==> flow/design.v <==
`timescale 1ns / 1ps
module debounce(pb_debounced, pb, clk);
    output pb_debounced;
    input pb;
    input clk;
    reg [3:0] DFF;
    always @(posedge clk) begin
        DFF[3:1] <= DFF[2:0];
        DFF[0] <= pb;
    end
    assign pb_debounced = (DFF == 4'b1111) ? 1'b1 : 1'b0;
endmodule
module button(clk, btn, rst_n);
    input clk;
    input btn;
    output reg rst_n;
    always @(posedge clk) begin
        rst_n <= ~btn;
    end
endmodule
module one_pulse(clk, signal, op);
    input clk;
    input signal;
    output reg op;
    reg delay;
    always @(posedge clk) begin
        if (signal == 1'b1 && delay == 1'b0)
            op <= 1'b1;
        else
            op <= 1'b0;
        delay <= signal;
    end
endmodule
`timescale 1ns / 1ps
module clock_divider(
    input clk,
    input rst_n,
    input [31:0] num,
    output reg clk_div
    );
    reg [31:0] count;
    wire enough;
    assign enough = count >= num - 32'd1;
    always @(posedge clk) begin
        if (~rst_n || !enough) begin
            clk_div <= 1'b0;
        end else begin            
            clk_div <= 1'b1;
        end
        if (~rst_n || enough) begin
            count <= 32'd0;
        end else begin            
            count <= count + 32'd1;
        end
    end
endmodule
`timescale 1ns / 1ps
module pulse_wave_gen(
    input clk,
    input rst,
    input sample_tick,
    input [15:0]wave_length,  
    input [6:0]amplitude,
    input [5:0] duty,
    output [7:0]out
    );
    wire [15:0] high_length;
    wire [15:0] low_length;
    assign high_length = (wave_length * duty) >> 6;
    assign low_length = wave_length - high_length;
    wire state_transition;
    reg state;
    reg [15:0]sample_count;
    parameter up = 1'b0;
    parameter down = 1'b1;
    always @(posedge clk) begin
        if (state_transition || ~rst) begin
            sample_count <= 16'd0;
        end else begin
            if (sample_tick) 
                sample_count <= sample_count + 16'd1;
            else
                sample_count <= sample_count;
        end
        if (~rst) begin
            state <= up;
        end else begin
            if (state_transition)
                state <= ~state;
            else
                state <= state;
        end
    end
    assign state_transition = (sample_count >= high_length && state == up) || (sample_count >= low_length && state == down);
    assign out = (state == down)? (8'd127 - amplitude) : (8'd127 + amplitude);
endmodule
`timescale 1ns / 1ps
module triangle_wave_gen(
    input clk,
    input rst,
    input sample_tick,
    input [15:0]wave_length,  
    input [6:0]amplitude,
    output [7:0]out
    );
    wire [15:0] first_half_length;
    wire [15:0] second_half_length;
    assign first_half_length = wave_length >> 1;
    assign second_half_length = wave_length - first_half_length;
    wire state_transition;
    reg state;
    reg [15:0]sample_count;
    parameter up = 1'b0;
    parameter down = 1'b1;
    always @(posedge clk) begin
        if (state_transition || ~rst) begin
            sample_count <= 16'd0;
        end else begin
            if (sample_tick) 
                sample_count <= sample_count + 16'd1;
            else
                sample_count <= sample_count;
        end
        if (~rst) begin
            state <= up;
        end else begin
            if (state_transition)
                state <= ~state;
            else
                state <= state;
        end
    end
    assign state_transition = (sample_count >= first_half_length && state == up) || (sample_count >= second_half_length && state == down);
    assign out = (state == up)? (sample_count * amplitude * 2 / first_half_length) + (8'd127 - amplitude) : ((second_half_length - sample_count)* amplitude * 2 / second_half_length) + (8'd127 - amplitude);
endmodule
`timescale 1ns / 1ps
module AD_envelope_gen(
    input clk,
    input rst,
    input sample_tick,
    input [15:0]attack_time,
    input [15:0]decay_time,
    input [6:0] amplitude,
    input note_pressed,
    output [7:0]envelope
    );
    wire note_start;
    one_pulse op1(clk, note_pressed, note_start);
    wire state_transition;
    reg [15:0] sample_count;
    reg [1:0] state;
    wire [1:0] next_state;
    parameter attack = 2'd0;
    parameter decay = 2'd1;
    parameter idle = 2'd2;
    assign state_transition = (sample_count >= attack_time && state == attack) || (sample_count >= decay_time && state == decay) || note_start;
    assign next_state = note_start ? attack : (state + 2'd1);
    always @(posedge clk) begin
        if (~rst) begin
            state <= idle;
        end else begin
            if (state_transition)
                state <= next_state;
            else
                state <= state;
        end
        if (~rst || state_transition) begin
            sample_count <= 16'd0;
        end else begin
            if (sample_tick) begin
                sample_count <= sample_count + 16'd1;
            end else begin
                sample_count <= sample_count;
            end
        end
    end
    reg [11:0] ve;
    always @(posedge clk) begin
        if (~rst) begin
            ve <= 8'd0;
        end else begin
            if (sample_tick) begin
                if (state == attack)
                    ve <= amplitude * sample_count / attack_time;
                else if (state == decay)
                    ve <= amplitude * (decay_time - sample_count) / decay_time;
                else
                    ve <= 8'd0;
            end else begin
                ve <= ve;
            end
        end
    end
    assign envelope = ve > 8'd255 ? 8'd255 : ve[7:0];
endmodule
`timescale 1ns / 1ps
module noise_gen(
    input clk,
    input rst,
    input clk_div,
    input [6:0] amplitude,
    output [7:0] out
    );
    reg [7:0] noise;
    always @(posedge clk) begin
        if (~rst) begin
            noise <= 8'd27;
        end else begin
            if (clk_div) begin
                noise[7] <= noise[6];
                noise[6] <= noise[5];
                noise[5] <= noise[4];
                noise[4] <= noise[3];
                noise[3] <= noise[2];
                noise[2] <= noise[1];
                noise[1] <= noise[0];
                noise[0] <= noise[3] ^ noise[7];
            end else begin
                noise <= noise;
            end
        end
    end
    assign out = ((noise * amplitude) / 16'd127) + 8'd127 - amplitude;
endmodule
`timescale 1ns / 1ps
module mixer(
    input clk,
    input rst,
    input sample_tick,
    input [7:0] in0,
    input [7:0] in1,
    input [7:0] in2,
    input [7:0] in3,
    output reg [7:0] out
    );
    reg [9:0] mixed_value;
    wire [7:0] next_value;
    wire [9:0] sum;
    assign sum = ((in0 + in1) + (in2 + in3));
    always @(posedge clk) begin
        if (~rst) begin
            mixed_value <= 10'd0;
            out <= 8'd127;
        end else begin
            mixed_value <= (sum > 10'd381)? sum - 10'd381 : 10'd0;
            out <= sample_tick ? next_value : out;
        end
    end
    assign next_value = (mixed_value > 10'd255)? 8'd255 : mixed_value[7:0];    
endmodule
`timescale 1ns / 1ps
module PWM_gen (
    input clk,
    input rst,
    input [7:0] duty,
    output reg PWM
);
reg [7:0] count;
always @(posedge clk) begin
    if (~rst) begin
        count <= 8'd0;
        PWM <= 1'b0;
    end else begin
        count <= count + 8'd1;
        if(count < duty)
            PWM <= 1'b1;
        else
            PWM <= 1'b0;
    end
end
endmodule
`timescale 1ns / 1ps
module synth_top(
    input clk,
    input rst,
    input btnL,
    input [15:0] sw,
    output [3:0] led,
	output pmod_1,	 
	output pmod_2,	 
	output pmod_4	 
    );
    wire trigger_noise;
    debounce dn(trigger_noise, btnL, clk);
    assign led = sw[3:0];
    assign pmod_2 = 1'd1;	 
    assign pmod_4 = 1'd1;	 
    wire sample_tick;
    wire noise_tick;
    wire rst_n;
    button br(clk, rst, rst_n);
    clock_divider cd(
        clk,
        rst_n,
        16'd1024,
        sample_tick
    );
    clock_divider cdn(
        clk,
        rst_n,
        {16'd0, 16'b1110_1110_0110_0001},
        noise_tick
    );
    wire wnotecd, wnotecd2;
    clock_divider cdnote(
        clk,
        rst_n,
        32'd250_000,
        wnotecd
    );
    clock_divider cdnote2(
        clk,
        rst_n,
        32'd125_000,
        wnotecd2
    );
    reg [15:0] pulse1_wave_len;
    reg [15:0] pulse2_wave_len;
    reg [15:0] tri_wave_len;
    parameter [0:31] score_amp1 = 32'b1111_1111_1111_1111_0000_0000_0000_0000;
    parameter [0:31] score_amp2 = 32'b1000_0010_1000_0000_0000_0000_0000_0000;
    reg [4:0] score_ptr;
    always @(posedge clk) begin
        if (score_ptr == 5'd0) begin
            pulse2_wave_len <= 16'd148;
        end else begin
            pulse2_wave_len <= 16'd187;
        end
        if (~rst_n) begin
            tri_wave_len <= 16'd1493;
        end else begin
            if (wnotecd) begin
                if (tri_wave_len == 16'd747) begin
                    tri_wave_len <= 16'd1493;
                end else begin
                    tri_wave_len <= 16'd747;
                end
            end else begin
                tri_wave_len <= tri_wave_len;
            end
        end
        if (~rst_n) begin
            pulse1_wave_len <= 16'd373;
        end else begin
            if (wnotecd2) begin
                if (pulse1_wave_len == 16'd373) begin
                    pulse1_wave_len <= 16'd333;
                end else if (pulse1_wave_len == 16'd333) begin
                    pulse1_wave_len <= 16'd296;
                end else if (pulse1_wave_len == 16'd296) begin
                    pulse1_wave_len <= 16'd249;
                end else begin
                    pulse1_wave_len <= 16'd373;
                end
            end else begin
                pulse1_wave_len <= pulse1_wave_len;
            end
        end
        if (~rst_n) begin
            score_ptr <= 5'd0;
        end else begin
            if (wnotecd2) begin
                score_ptr <= score_ptr + 5'd1;
            end else begin
                score_ptr <= score_ptr;
            end
        end
    end
    wire [7:0] pulse1_out;
    wire [7:0] pulse2_out;
    wire [7:0] triangle_out;
    wire [7:0] noise_out;
    wire [7:0] mixer_out;
    pulse_wave_gen pwg1(
        .clk(clk),
        .rst(rst_n),
        .sample_tick(sample_tick),
        .wave_length(pulse1_wave_len),  
        .amplitude(7'd7 * score_amp1[score_ptr]),
        .duty(31),
        .out(pulse1_out)
    );
    pulse_wave_gen pwg2(
        .clk(clk),
        .rst(rst_n),
        .sample_tick(sample_tick),
        .wave_length(pulse2_wave_len),  
        .amplitude(7'd15 * score_amp2[score_ptr]),
        .duty(8),
        .out(pulse2_out)
    );
    triangle_wave_gen twg(
        .clk(clk),
        .rst(rst_n),
        .sample_tick(sample_tick),
        .wave_length(tri_wave_len),  
        .amplitude(127),
        .out(triangle_out)
    );
    wire [7:0] noise_envelope;
    AD_envelope_gen noise_ad(
    .clk(clk),
    .rst(rst_n),
    .sample_tick(sample_tick),
    .attack_time(200),
    .decay_time(5000),
    .amplitude(127),
    .note_pressed(trigger_noise),
    .envelope(noise_envelope)
    );
    noise_gen ng(
        .clk(clk),
        .rst(rst_n),
        .clk_div(noise_tick),
        .amplitude(noise_envelope),
        .out(noise_out)
    );
    reg [7:0] pulse1;
    reg [7:0] pulse2;
    reg [7:0] triangle;
    reg [7:0] noise;
    always @(posedge clk) begin
        if (sw[3])
            pulse1 <= pulse1_out;
        else
            pulse1 <= 8'd127;
        if (sw[2])
            pulse2 <= pulse2_out;
        else
            pulse2 <= 8'd127;
        if (sw[1])
            triangle <= triangle_out;
        else
            triangle <= 8'd127;
        if (sw[0])
            noise <= noise_out;
        else
            noise <= 8'd127;
    end
    mixer mx(
        .clk(clk),
        .rst(rst_n),
        .sample_tick(sample_tick),
        .in0(pulse1),
        .in1(pulse2),
        .in2(triangle),
        .in3(noise),
        .out(mixer_out)
    );
    PWM_gen audio_out(
        .clk(clk),
        .rst(rst_n),
        .duty(mixer_out),
        .PWM(pmod_1)
    );
endmodule
# --- Tool chain data of synth_top ---
# Tool output for the design above, in the order of the flow.
# Line numbers count from 1 in the design file above.
# Operators: Yosys type, input widths -> output width; for muxes data width and select width s.
# Library cell names are shortened.
design:
  top: "synth_top"
  clock_port: "clk"
  lib: "sky130hd"
  lib_corner: "tt_025C_1v80"

# --- After elaboration ---
# Source: Yosys, flattened and elaborated, memories not mapped. Widths are those after wreduce. Registers that Yosys merges into a memory's read port (data or address) are not register bits. Print and check cells do not count. Equal cells are merged and count once.
bits:
  register_bits: 332
  output_inout_bits: 7
  wordCells: 165
classes:
  n_addsub: 27
  mul: 8
  n_div: 5
  compare: 16
  equal: 6
  shift: 2
  mux: 20
  n_logic: 7
  n_reduce_logical: 33
op_table:
  columns: ["cell", "count"]
  rows:
  - ["$div 32x16->32", 1]
  - ["$div 32x15->32", 1]
  - ["$mul 32x7->31 const B", 1]
  - ["$mul 7x16->16 const A", 2]
  - ["$div 16x13->16 const B", 1]
  - ["$mul 16x7->23 const B", 1]
  - ["$div 16x8->16 const B", 1]
  - ["$add 32x1->32 const B", 4]
  - ["$div 16x7->16 const B", 1]
  - ["$mul 8x7->15", 1]
  - ["$mul 16x5->16 const B", 1]
  - ["$add 16x1->16 const B", 4]
  - ["$shiftx 32x6->1 const A", 2]
  - ["$ge 16x16->1", 3]
  - ["$eq 16x9->1 const B", 3]
  - ["$ge 32x10->1 const B", 1]
  - ["$ge 32x16->1 const B", 1]
  - ["$ge 32x17->1 const B", 1]
  - ["$ge 32x18->1 const B", 1]
  - ["$mux 8", 4]
  - ["$mux 9", 3]
  - ["$mux 12", 2]
  - ["$add 8x8->9", 2]
  - ["$logic_or 1x1->1", 17]
  - ["$sub 16x16->17", 1]
  - ["$sub 13x16->16 const A", 1]
  - ["$sub 16x10->16", 1]
  - ["$ge 16x10->1", 1]
# Not listed: further kinds 39, cells in them 61.

# --- Logic depth ---
# Longest topological path by Yosys (ltp), each cell counted once; first at word level (registers and memories cut), then after technology mapping (sequential cells cut; the memories' decode and read muxes count).
logic_depth:
  depth_word: 6
  abc_area: 1
  depth_mapped: 702
  ltp_nobuf: 653

# --- Netlist ---
# The flow's flattened synthesis, as Yosys stat reports it; memories are mapped. The netlist is that of the ABC_AREA named above (0 if unset); the other value can give another one.
# The area totals of this step are shown rounded.
by_type:
  columns: ["type", "count"]
  rows:
  - ["ha_1", 783]
  - ["nand2_1", 1716]
  - ["dfxtp_1", 291]
  - ["inv_1", 1288]
  - ["fa_1", 240]
  - ["xor2_1", 344]
  - ["a21oi_1", 443]
  - ["nor2_1", 552]
  - ["o21ai_0", 373]
  - ["nand3_1", 352]
  - ["xnor2_1", 182]
  - ["nand4_1", 126]
  - ["nand2_2", 118]
  - ["nand3_2", 63]
  - ["nand2_4", 45]
  - ["or2_2", 64]
  - ["nor3_1", 77]
  - ["a21o_1", 45]
# Not listed: further types 66, cells in them 728.
synth_totals:
  cell_count: 7830
  synth_area_um2: 53000
  sequential_area_um2: 5800
  flip_flops: 291

# --- Worst setup path after synthesis ---
# Source: OpenSTA report_checks on the synthesized netlist (no wires, ideal clock, input and output delay 20% of the period each), path of least setup slack; recovery checks are left aside. Register names are those of the netlist, which keeps one name where synthesis merged equal registers.
synth_path:
  path_type: "flip-flop to flip-flop"
  start: "reg tri_wave_len[8]"
  end: "reg triangle[0]"
  tclk_ns: 100.0
  setup_ns: 0.114
  launch_ns: 0.000
  arrival_ns: 89.677
  required_time_ns: 99.886
  setup_slack_ns: 10.209
  path_delay_ns: 89.791
  stages: 675
  synth_period_reached_ns: 89.791
# "path_delay_ns" is the arrival time less input delay plus setup time.
# "stages" counts driving pins, that of a launching flip-flop among them; a cell with two outputs on the path counts twice.
# "synth_period_reached_ns" = period - worst setup slack (recovery checks aside). The figure is calculated, with input and output delays left at 20% of the set period.
# Between the ends stands the longest chain of elaborated cells between them, by number of cells; it is not shown to be the way that was timed. Of several equally long chains one is given.
# Each line given opens the expression or statement behind the cell; cells for indexed reads and writes are added by Yosys, which also makes memories of some case tables.
# At most two assigning lines are given for a register; there are more.
synth_via:
  path_cell_list: "dfxtp_1 inv_1 ha_1 o21ai_1 nand2_1 nor2_1 o211ai_1 nand2_1 nand2_1 ha_1 a21o_1 nand4_1 nand2_1 inv_2 nand2_1 nand2_1 inv_1 ha_1 (+639 left out) buf_8 o21ai_2 ha_1 a21oi_1 o21ai_0 a21oi_1 nor2_1 o21a_1 o21a_1 o21ai_0 o211ai_1 nand4_1 o2111a_1 nand2_1 nor2_1 nand2_1 nor2_1 nand2_1"
  elab_chain_len: 5
synth_lines:
  columns: ["element", "line_no", "rtl"]
  rows:
  - ["start: declaration", 319, "reg [15:0] tri_wave_len;"]
  - ["start: assignment", 330, "tri_wave_len <= 16'd1493;"]
  - ["start: assignment", 339, "tri_wave_len <= tri_wave_len;"]
  - ["$sub 16x15->16", 109, "assign second_half_length = wave_length - first_half_length;"]
  - ["$sub 16x16->17", 134, "assign out = (state == up)? (sample_count * amplitude * 2 / first_half_length) + (8'd127 - amplitude) : ((seco ..."]
  - ["$mul 32x7->31", 134, null]
  - ["$div 32x16->32", 134, null]
  - ["$mux 8", 134, null]
  - ["end: assignment", 432, "triangle <= triangle_out;"]
  - ["end: assignment", 434, "triangle <= 8'd127;"]
  - ["end: declaration", 420, "reg [7:0] triangle;"]

# --- Worst path after layout ---
# From the final timing report of flow run 1: the path of least setup slack in the routed layout; clock arrival at registers is part of the times.
layout_path:
  path_type: "flip-flop to flip-flop"
  start: "reg tri_wave_len[9]"
  end: "reg triangle[0]"
  tclk_ns: 100.0
  setup_ns: 0.10
  launch_ns: 0.52
  arrival_ns: 88.53
  required_time_ns: 100.44
  setup_slack_ns: 11.91
  stages: 697
# Between the ends stands the longest chain of elaborated cells between them, by number of cells; it is not shown to be the way that was timed. Of several equally long chains one is given.
# At most two assigning lines are given for a register; there are more.
layout_via:
  path_cell_list: "dfxtp_4 clkinvlp_4 ha_1 buf_4 nor4_4 ha_1 nand3_1 a21oi_1 nor2_2 nand3_4 ha_1 inv_1 o211ai_1 nand2_1 nand2_1 ha_1 a21o_1 nand4_1 (+661 left out) nand2_1 o21ai_2 ha_1 a21oi_1 o21ai_0 a21oi_1 nor2_1 o21a_1 o21a_1 o21ai_1 o211ai_1 nand4_1 o2111a_1 nand2_1 nor2_1 nand2_1 nor2_1 nand2_1"
  elab_chain_len: 5
layout_lines:
  columns: ["element", "line_no", "rtl"]
  rows:
  - ["start: declaration", 319, "reg [15:0] tri_wave_len;"]
  - ["start: assignment", 330, "tri_wave_len <= 16'd1493;"]
  - ["start: assignment", 339, "tri_wave_len <= tri_wave_len;"]
  - ["$sub 16x15->16", 109, "assign second_half_length = wave_length - first_half_length;"]
  - ["$sub 16x16->17", 134, "assign out = (state == up)? (sample_count * amplitude * 2 / first_half_length) + (8'd127 - amplitude) : ((seco ..."]
  - ["$mul 32x7->31", 134, null]
  - ["$div 32x16->32", 134, null]
  - ["$mux 8", 134, null]
  - ["end: assignment", 432, "triangle <= triangle_out;"]
  - ["end: assignment", 434, "triangle <= 8'd127;"]
  - ["end: declaration", 420, "reg [7:0] triangle;"]

# Measured data: module synth_top, platform sky130hd, 3 stored runs of the flow under differing settings, order arbitrary. Input and output delays are each 20% of the period that was set; the output load is 0.01 pF.
# "achieved_clock_period_ns" is the run's clock period less its worst setup slack. It is reckoned from that one timing run; input and output delays stay at 20% of the period that was set.
# The measured numbers are rounded.
runs:
  - name: "flow run 1"
    settings:
      ABC_AREA: 1
      CORE_ASPECT_RATIO: 0.89
      CORE_MARGIN: 10
      CORE_UTILIZATION: 53
      CTS_CLUSTER_SIZE: 11
      GPL_TIMING_DRIVEN: 0
      MAX_ROUTING_LAYER: "met5"
      SETUP_SLACK_MARGIN: 3.78
      SLEW_MARGIN: 20
      TNS_END_PERCENT: 50
      period_ns: 100.0
      CAP_MARGIN: 20
    results:
      fin_tns_ns: 0.000
      stdcell_area_um2: 58000
      achieved_clock_period_ns: 88.089
      post_route_util_frac: 0.59
      final_hold_ws_ns: 0.35
      setup_worst_slack_ns: 12
      die_area_um2: 110000
      synth_area_um2: 53000
  - name: "flow run 2"
    settings:
      CORE_ASPECT_RATIO: 0.89
      CORE_MARGIN: 10
      CORE_UTILIZATION: 36
      MAX_ROUTING_LAYER: "met4"
      SLEW_MARGIN: 20
      period_ns: 100.0
      CAP_MARGIN: 20
    results:
      fin_tns_ns: 0.000
      stdcell_area_um2: 57000
      achieved_clock_period_ns: 93.882
      post_route_util_frac: 0.4
      final_hold_ws_ns: 0.35
      setup_worst_slack_ns: 6.1
      die_area_um2: 160000
      synth_area_um2: 51000
  - name: "flow run 3"
    settings:
      ABC_AREA: 1
      CAP_MARGIN: 10
      CORE_MARGIN: 5
      CORE_UTILIZATION: 24
      CTS_CLUSTER_DIAMETER: 383
      GPL_ROUTABILITY_DRIVEN: 1
      SETUP_SLACK_MARGIN: 5.0
      period_ns: 105.0
      SLEW_MARGIN: 20
    results:
      fin_tns_ns: 0.000
      stdcell_area_um2: 59000
      achieved_clock_period_ns: 88.905
      post_route_util_frac: 0.27
      final_hold_ws_ns: 0.35
      setup_worst_slack_ns: 16
      die_area_um2: 230000
      synth_area_um2: 53000
